==> flow/design.v <==
`timescale 1ns / 1ps
module alu_top (
    input  logic        clk,
    input  logic [31:0] op1,
    input  logic [31:0] op2,
    input  logic [3:0]  alu_ctrl,
    output logic [31:0] alu_result,
    output logic        zero
    );
logic [31:0] op1_q;
logic [31:0] op2_q;
logic [3:0]  alu_ctrl_q;
logic [31:0] result_d;
logic        zero_d;
always_ff @(posedge clk)
begin
    op1_q      <= op1;
    op2_q      <= op2;
    alu_ctrl_q <= alu_ctrl;
    alu_result <= result_d;
    zero       <= zero_d;
end
alu computation (
    .op1(op1_q),
    .op2(op2_q),
    .alu_ctrl(alu_ctrl_q),
    .alu_result(result_d),
    .zero(zero_d)
    );
endmodule

`timescale 1ns / 1ps
module alu (
    input logic [31:0] op1,
    input logic [31:0] op2,
    input logic [3:0] alu_ctrl,
    output logic [31:0] alu_result,
    output logic zero
    );
logic [31:0]add_result;
logic [31:0]sub_result;
logic [31:0]and_result;
logic [31:0]or_result;
logic [31:0]xor_result;
logic [31:0]sll_result;
logic [31:0]srl_result;
logic [31:0]sra_result;
logic [31:0]slt_result;
logic [31:0]sltu_result;
assign add_result = op1 + op2 ;
assign sub_result = op1 - op2 ;
assign or_result  = op1 | op2 ; 
assign and_result = op1 & op2 ;
assign xor_result  = op1 ^ op2 ;
assign sll_result  = op1 << op2 ;
assign srl_result  = op1 >> op2 ;
assign sra_result  = $signed(op1) >>> op2 ;
assign slt_result  = ($signed(op1) < $signed(op2)) ? 1 : 0 ;
assign sltu_result  = (op1 < op2) ? 1 : 0 ;
always@(*)
begin
    case(alu_ctrl)
       4'b0000: alu_result = add_result ;
       4'b1000: alu_result = sub_result ;
       4'b0001: alu_result = sll_result ;
       4'b0010: alu_result = slt_result ;
       4'b0011: alu_result = sltu_result ;
       4'b0100: alu_result = xor_result ;
       4'b0101: alu_result = srl_result ;
       4'b1101: alu_result = sra_result ;
       4'b0110: alu_result = or_result ;
       4'b0111: alu_result = and_result ;
       default: alu_result = 32'b0 ;
    endcase
end
assign zero = (alu_result == 0)? 1 : 0 ;    
endmodule
; ---- Tool chain data of alu_top
; Tool output for the design above, in the order of the flow.
; Lines are those of the file above, counted from 1.
; Cell names lack the library's common part.
; A cell with -- has no value.
[inputs]
top_module = alu_top
clock_port = clk
cell_library = sky130hd
pvt_corner = tt_025C_1v80

; ---- Word-level counts
; Source: Yosys, flattened and elaborated, memories not mapped. Widths are those after wreduce; folded enables and synchronous resets count as part of the registers. Registers that Yosys merges into a memory's read port (data or address) are not register bits. Print and check cells do not count.
[word_totals]
out_inout_bits = 33
elab_cells = 30
in_bits = 69
ff_bits = 101
[op_classes]
addsub = 2
n_logic = 3
n_cmp = 2
shifts = 3
mux = 4
eq_ne = 9
reduce_logical = 2
[ops]
columns = cell, n
row1 = 32-bit case mux with 10-bit select, 1
row2 = 32-bit < comparator, 2
row3 = 32-bit adder, 1
row4 = 32-bit subtractor, 1
row5 = 32-bit bitwise AND, 1
row6 = 32-bit bitwise OR, 1
row7 = 32-bit bitwise XOR, 1
row8 = 32-bit by 32-bit left shift with 32-bit output, 1
row9 = 32-bit by 32-bit >> shifter with 32-bit output, 1
row10 = 32-bit by 32-bit >>> shifter with 32-bit output, 1
row11 = 32-bit zero test, 1
row12 = 4-bit by 3-bit equality test with 1-bit output with constant B, 4
row13 = 4-bit by 2-bit equality test with 1-bit output with constant B, 2
row14 = 4-bit equality test with constant B, 2
row15 = 4-bit by 1-bit equality test with 1-bit output with constant B, 1
row16 = 4-bit zero test, 1
row17 = 1-bit 2-to-1 mux, 3

; ---- Logic depth
; Depth = most cells in a row (Yosys ltp): at word level without a register or memory, in the mapped netlist without a sequential cell, where the memories' decode and read muxes count.
[logic_depth]
depth_word = 5
ABC_AREA = 0
depth_mapped = 19
depth_no_buf = 15

; ---- Mapped cells and area
; Source: synth_stat.txt of the flow (Yosys; design flattened, memories mapped). It holds for the ABC_AREA given above (unset counts as 0); a run with the other value may have another netlist.
[synth_totals]
yosys_area_mm2 = 0.0122993
ffs = 101
seqArea_mm2 = 0.0020219
mapped_cells = 1631
n_buf = 135
[types]
columns = cell_type, n, type_area_um2
row1 = dfxtp_1, 101, 2.02E+03
row2 = ha_1, 97, 1.21E+03
row3 = mux4_2, 42, 945.907
row4 = a21oi_1, 133, 665.638
row5 = nor2_1, 157, 589.315
row6 = mux2i_1, 50, 500.48
row7 = nand2_1, 124, 465.446
row8 = o21ai_0, 93, 465.446
row9 = a211oi_1, 55, 412.896
row10 = clkbuf_1, 95, 356.592
row11 = inv_1, 91, 341.578
row12 = o211ai_1, 34, 255.245
row13 = nor3_1, 50, 250.24
row14 = mux2_2, 21, 236.477
row15 = o22ai_1, 34, 212.704
row16 = nand3_1, 32, 160.154
row17 = xnor2_1, 18, 157.651
row18 = a31oi_1, 22, 137.632
; Other cell types: 69; their cells: 382.
; By module: a second synthesis without flattening, with its own total; a netlist apart from the flattened one above.
[unflattened]
hier_cells = 1704
hier_area_mm2 = 0.0128448
; Each row is one instance without its submodules.
[modules]
columns = mod, area_mm2, n_inst, cells, seq_area_mm2
row1 = alu, 0.0108229, 1, 1603, 0
row2 = alu_top, 0.0020219, 1, 101, 0.0020219

; ---- Path before layout
; OpenSTA on the mapped netlist: ideal clock, no wires. The path of least setup slack (recovery checks aside). Input and output delay are each 20% of the period. Register names are those of the netlist, which keeps one name where synthesis merged equal registers.
[synth_path]
path_type = register -> register
startpoint = reg op2_q[1]
endpoint = reg zero
delay_ns = 5.408
required_time_ns = 6.927
tclk_ns = 7.0
path_buffers = 3
driving_pins = 18
setup_time_ns = 0.073
setup_slack_ns = 1.592
launch_ns = 0.000
t_arrival_ns = 5.335
period_less_setup_slack_ns = 5.408
; "delay_ns" is the arrival time less input delay plus setup time.
; "driving_pins": output pins that drive a net of the path, with the launching flip-flop's if there is one; two outputs of one cell count as two.
; "period_less_setup_slack_ns" is the clock period less the worst setup slack; recovery checks do not enter. This is arithmetic on one report: input and output delays are still those of the set period (20% each).
[synth_between]
cell_sequence = dfxtp_1 -> buf_4 -> inv_2 -> clkbuf_1 -> clkbuf_1 -> ha_1 -> a211oi_1 -> o21ai_0 -> nand3_1 -> o311ai_0 -> a311oi_1 -> or4b_4 -> or4_1 -> or3_1 -> or4_1 -> or4_1 -> or4b_1 -> nor3_2
cone_cells = 15
cone_lines = 12
cone_classes = add/sub: 2; compare: 2; shift: 3; mux: 4; logic: 3; reduce/logical: 1
[synth_rtl]
columns = item, line
row1 = from (decl), 11  ; logic [31:0] op2_q;
row2 = from (assign), 18  ; op2_q      <= op2;
row3 = to (assign), 21  ; zero       <= zero_d;
row4 = to (decl), 8  ; output logic        zero
; Chain of elaborated cells between the ends: none given.
; Nets of the timed path that keep an RTL name, with a line that drives or declares them; the list need not be complete.
[synth_named_nets]
columns = net, line
row1 = computation.alu_result[5], 62  ; case(alu_ctrl)

; ---- Timing after layout
; From the final timing report of flow run A: the path of least setup slack in the routed layout; clock arrival at registers is part of the times.
[layout_path]
path_type = register -> register
startpoint = reg op2_q[1]
endpoint = reg zero
setup_slack_ns = -0.71
driving_pins = 16
setup_time_ns = 0.07
t_arrival_ns = 5.16
tclk_ns = 4.11
required_time_ns = 4.46
launch_ns = 0.42
path_buffers = 2
[layout_between]
cell_sequence = dfxtp_4 -> buf_6 -> buf_4 -> ha_1 -> a211oi_2 -> o21ai_1 -> nand3_1 -> o311ai_1 -> a311oi_1 -> or4b_4 -> or4_4 -> or3_4 -> or4_4 -> or4_1 -> or4b_4 -> nor3_2
cone_cells = 15
cone_lines = 12
cone_classes = add/sub: 2; compare: 2; shift: 3; mux: 4; logic: 3; reduce/logical: 1
[layout_rtl]
columns = item, line
row1 = from (decl), 11  ; logic [31:0] op2_q;
row2 = from (assign), 18  ; op2_q      <= op2;
row3 = to (assign), 21  ; zero       <= zero_d;
row4 = to (decl), 8  ; output logic        zero
; Chain of elaborated cells between the ends: none given.
; Nets of the timed path that keep an RTL name, with a line that drives or declares them; the list need not be complete.
[layout_named_nets]
columns = net, line
row1 = computation.alu_result[5], 62  ; case(alu_ctrl)

Add stored flow runs of alu_top

Module alu_top, platform sky130hd: 4 stored runs of the flow (Yosys, OpenROAD) with differing settings, in no particular order. Input and output delays are each 20% of the period that was set; the output load is 0.01 pF.
"achievedPeriod_ns" means the clock period less the worst setup slack. The figure is calculated, with input and output delays left at 20% of the set period.
"worst_setup_path_time_ns" is the time allowed to the run's worst setup path (the clock period less input and output delay, where it has them) less its slack. Clock arrival times count: a late capture clock shortens it, a late launch clock lengthens it.
"design_power_mw": no workload was simulated; the value follows from the tool's default switching activity.

# flow run A
==> flow/run.sh <==
#!/bin/bash
# the make line also repeats the synthesis and layout settings of config.mk as NAME=value (left out here)
make -C /OpenROAD-flow-scripts/flow DESIGN_CONFIG=/design/flow/config.mk WORK_HOME=/design/flow/orfs CLKGATE_MAP_FILE= finish
==> flow/config.mk <==
export PLATFORM = sky130hd
export DESIGN_NAME = alu_top
export DESIGN_NICKNAME = alu_top
export VERILOG_FILES = /design/flow/design.v
export SDC_FILE = /design/flow/constraint.sdc
export NUM_CORES = 4
export LEC_CHECK = 0
export CAP_MARGIN = 20
export CORE_ASPECT_RATIO = 1.55
export CORE_MARGIN = 2
export CORE_UTILIZATION = 24
export GPL_ROUTABILITY_DRIVEN = 1
export MAX_ROUTING_LAYER = met4
export PLACE_DENSITY_LB_ADDON = 0.03
export SETUP_SLACK_MARGIN = 0.73
export SLEW_MARGIN = 20
==> flow/constraint.sdc <==
create_clock -name core_clock -period 4.11 [get_ports {clk}]
set_input_delay 0.8220 -clock core_clock [delete_from_list [all_inputs] [get_ports {clk}]]
set_output_delay 0.8220 -clock core_clock [all_outputs]
set_load 0.01 [all_outputs]

==> flow run A: results <==
synth_chip_area_mm2=0.0122993
worst_setup_path_time_ns=4.82
path_kind="register -> register"
die_footprint_mm2=0.0531176
finalUtil_frac=0.406
cell_area_final_mm2=0.0206223
achievedPeriod_ns=4.815
design_power_mw=4.750
worstSetupSlack_ns=-0.705

# flow run B
==> flow/run.sh <==
#!/bin/bash
# the make line also repeats the synthesis and layout settings of config.mk as NAME=value (left out here)
make -C /OpenROAD-flow-scripts/flow DESIGN_CONFIG=/design/flow/config.mk WORK_HOME=/design/flow/orfs CLKGATE_MAP_FILE= finish
==> flow/config.mk <==
export PLATFORM = sky130hd
export DESIGN_NAME = alu_top
export DESIGN_NICKNAME = alu_top
export VERILOG_FILES = /design/flow/design.v
export SDC_FILE = /design/flow/constraint.sdc
export NUM_CORES = 4
export LEC_CHECK = 0
export CAP_MARGIN = 20
export CORE_MARGIN = 2
export CORE_UTILIZATION = 40
export PLACE_DENSITY = 0.6
export SLEW_MARGIN = 20
==> flow/constraint.sdc <==
create_clock -name core_clock -period 7.0 [get_ports {clk}]
set_input_delay 1.4000 -clock core_clock [delete_from_list [all_inputs] [get_ports {clk}]]
set_output_delay 1.4000 -clock core_clock [all_outputs]
set_load 0.01 [all_outputs]

==> flow run B: results <==
synth_chip_area_mm2=0.0122993
worst_setup_path_time_ns=5.98
path_kind="register -> register"
die_footprint_mm2=0.0321664
finalUtil_frac=0.462
cell_area_final_mm2=0.014056
achievedPeriod_ns=5.981
design_power_mw=2.217
worstSetupSlack_ns=1.019

# flow run C
==> flow/run.sh <==
#!/bin/bash
# the make line also repeats the synthesis and layout settings of config.mk as NAME=value (left out here)
make -C /OpenROAD-flow-scripts/flow DESIGN_CONFIG=/design/flow/config.mk WORK_HOME=/design/flow/orfs CLKGATE_MAP_FILE= finish
==> flow/config.mk <==
export PLATFORM = sky130hd
export DESIGN_NAME = alu_top
export DESIGN_NICKNAME = alu_top
export VERILOG_FILES = /design/flow/design.v
export SDC_FILE = /design/flow/constraint.sdc
export NUM_CORES = 4
export LEC_CHECK = 0
export ABC_AREA = 0
export CAP_MARGIN = 5
export CELL_PAD_IN_SITES_GLOBAL_PLACEMENT = 1
export CORE_ASPECT_RATIO = 1.35
export CORE_MARGIN = 5
export CORE_UTILIZATION = 17
export GPL_ROUTABILITY_DRIVEN = 1
export GPL_TIMING_DRIVEN = 0
export HOLD_SLACK_MARGIN = 0.23
export MIN_ROUTING_LAYER = met1
export PLACE_DENSITY = 0.66
export SETUP_SLACK_MARGIN = 0.61
export SLEW_MARGIN = 20
export TNS_END_PERCENT = 60
==> flow/constraint.sdc <==
create_clock -name core_clock -period 4.87 [get_ports {clk}]
set_input_delay 0.9740 -clock core_clock [delete_from_list [all_inputs] [get_ports {clk}]]
set_output_delay 0.9740 -clock core_clock [all_outputs]
set_load 0.01 [all_outputs]

==> flow run C: results <==
synth_chip_area_mm2=0.0122993
worst_setup_path_time_ns=5.23
path_kind="register -> register"
die_footprint_mm2=0.0778886
finalUtil_frac=0.226
cell_area_final_mm2=0.0162418
achievedPeriod_ns=5.228
design_power_mw=3.403
worstSetupSlack_ns=-0.358

# flow run D
==> flow/run.sh <==
#!/bin/bash
# the make line also repeats the synthesis and layout settings of config.mk as NAME=value (left out here)
make -C /OpenROAD-flow-scripts/flow DESIGN_CONFIG=/design/flow/config.mk WORK_HOME=/design/flow/orfs CLKGATE_MAP_FILE= finish
==> flow/config.mk <==
export PLATFORM = sky130hd
export DESIGN_NAME = alu_top
export DESIGN_NICKNAME = alu_top
export VERILOG_FILES = /design/flow/design.v
export SDC_FILE = /design/flow/constraint.sdc
export NUM_CORES = 4
export LEC_CHECK = 0
export CAP_MARGIN = 15
export CELL_PAD_IN_SITES_DETAIL_PLACEMENT = 0
export CELL_PAD_IN_SITES_GLOBAL_PLACEMENT = 1
export CORE_MARGIN = 2
export CORE_UTILIZATION = 72
export PLACE_DENSITY_LB_ADDON = 0.16
export SLEW_MARGIN = 20
export TNS_END_PERCENT = 15
==> flow/constraint.sdc <==
create_clock -name core_clock -period 5.07 [get_ports {clk}]
set_input_delay 1.0140 -clock core_clock [delete_from_list [all_inputs] [get_ports {clk}]]
set_output_delay 1.0140 -clock core_clock [all_outputs]
set_load 0.01 [all_outputs]

==> flow run D: results <==
outcome="stopped before the end: placement reported FLW-0024"
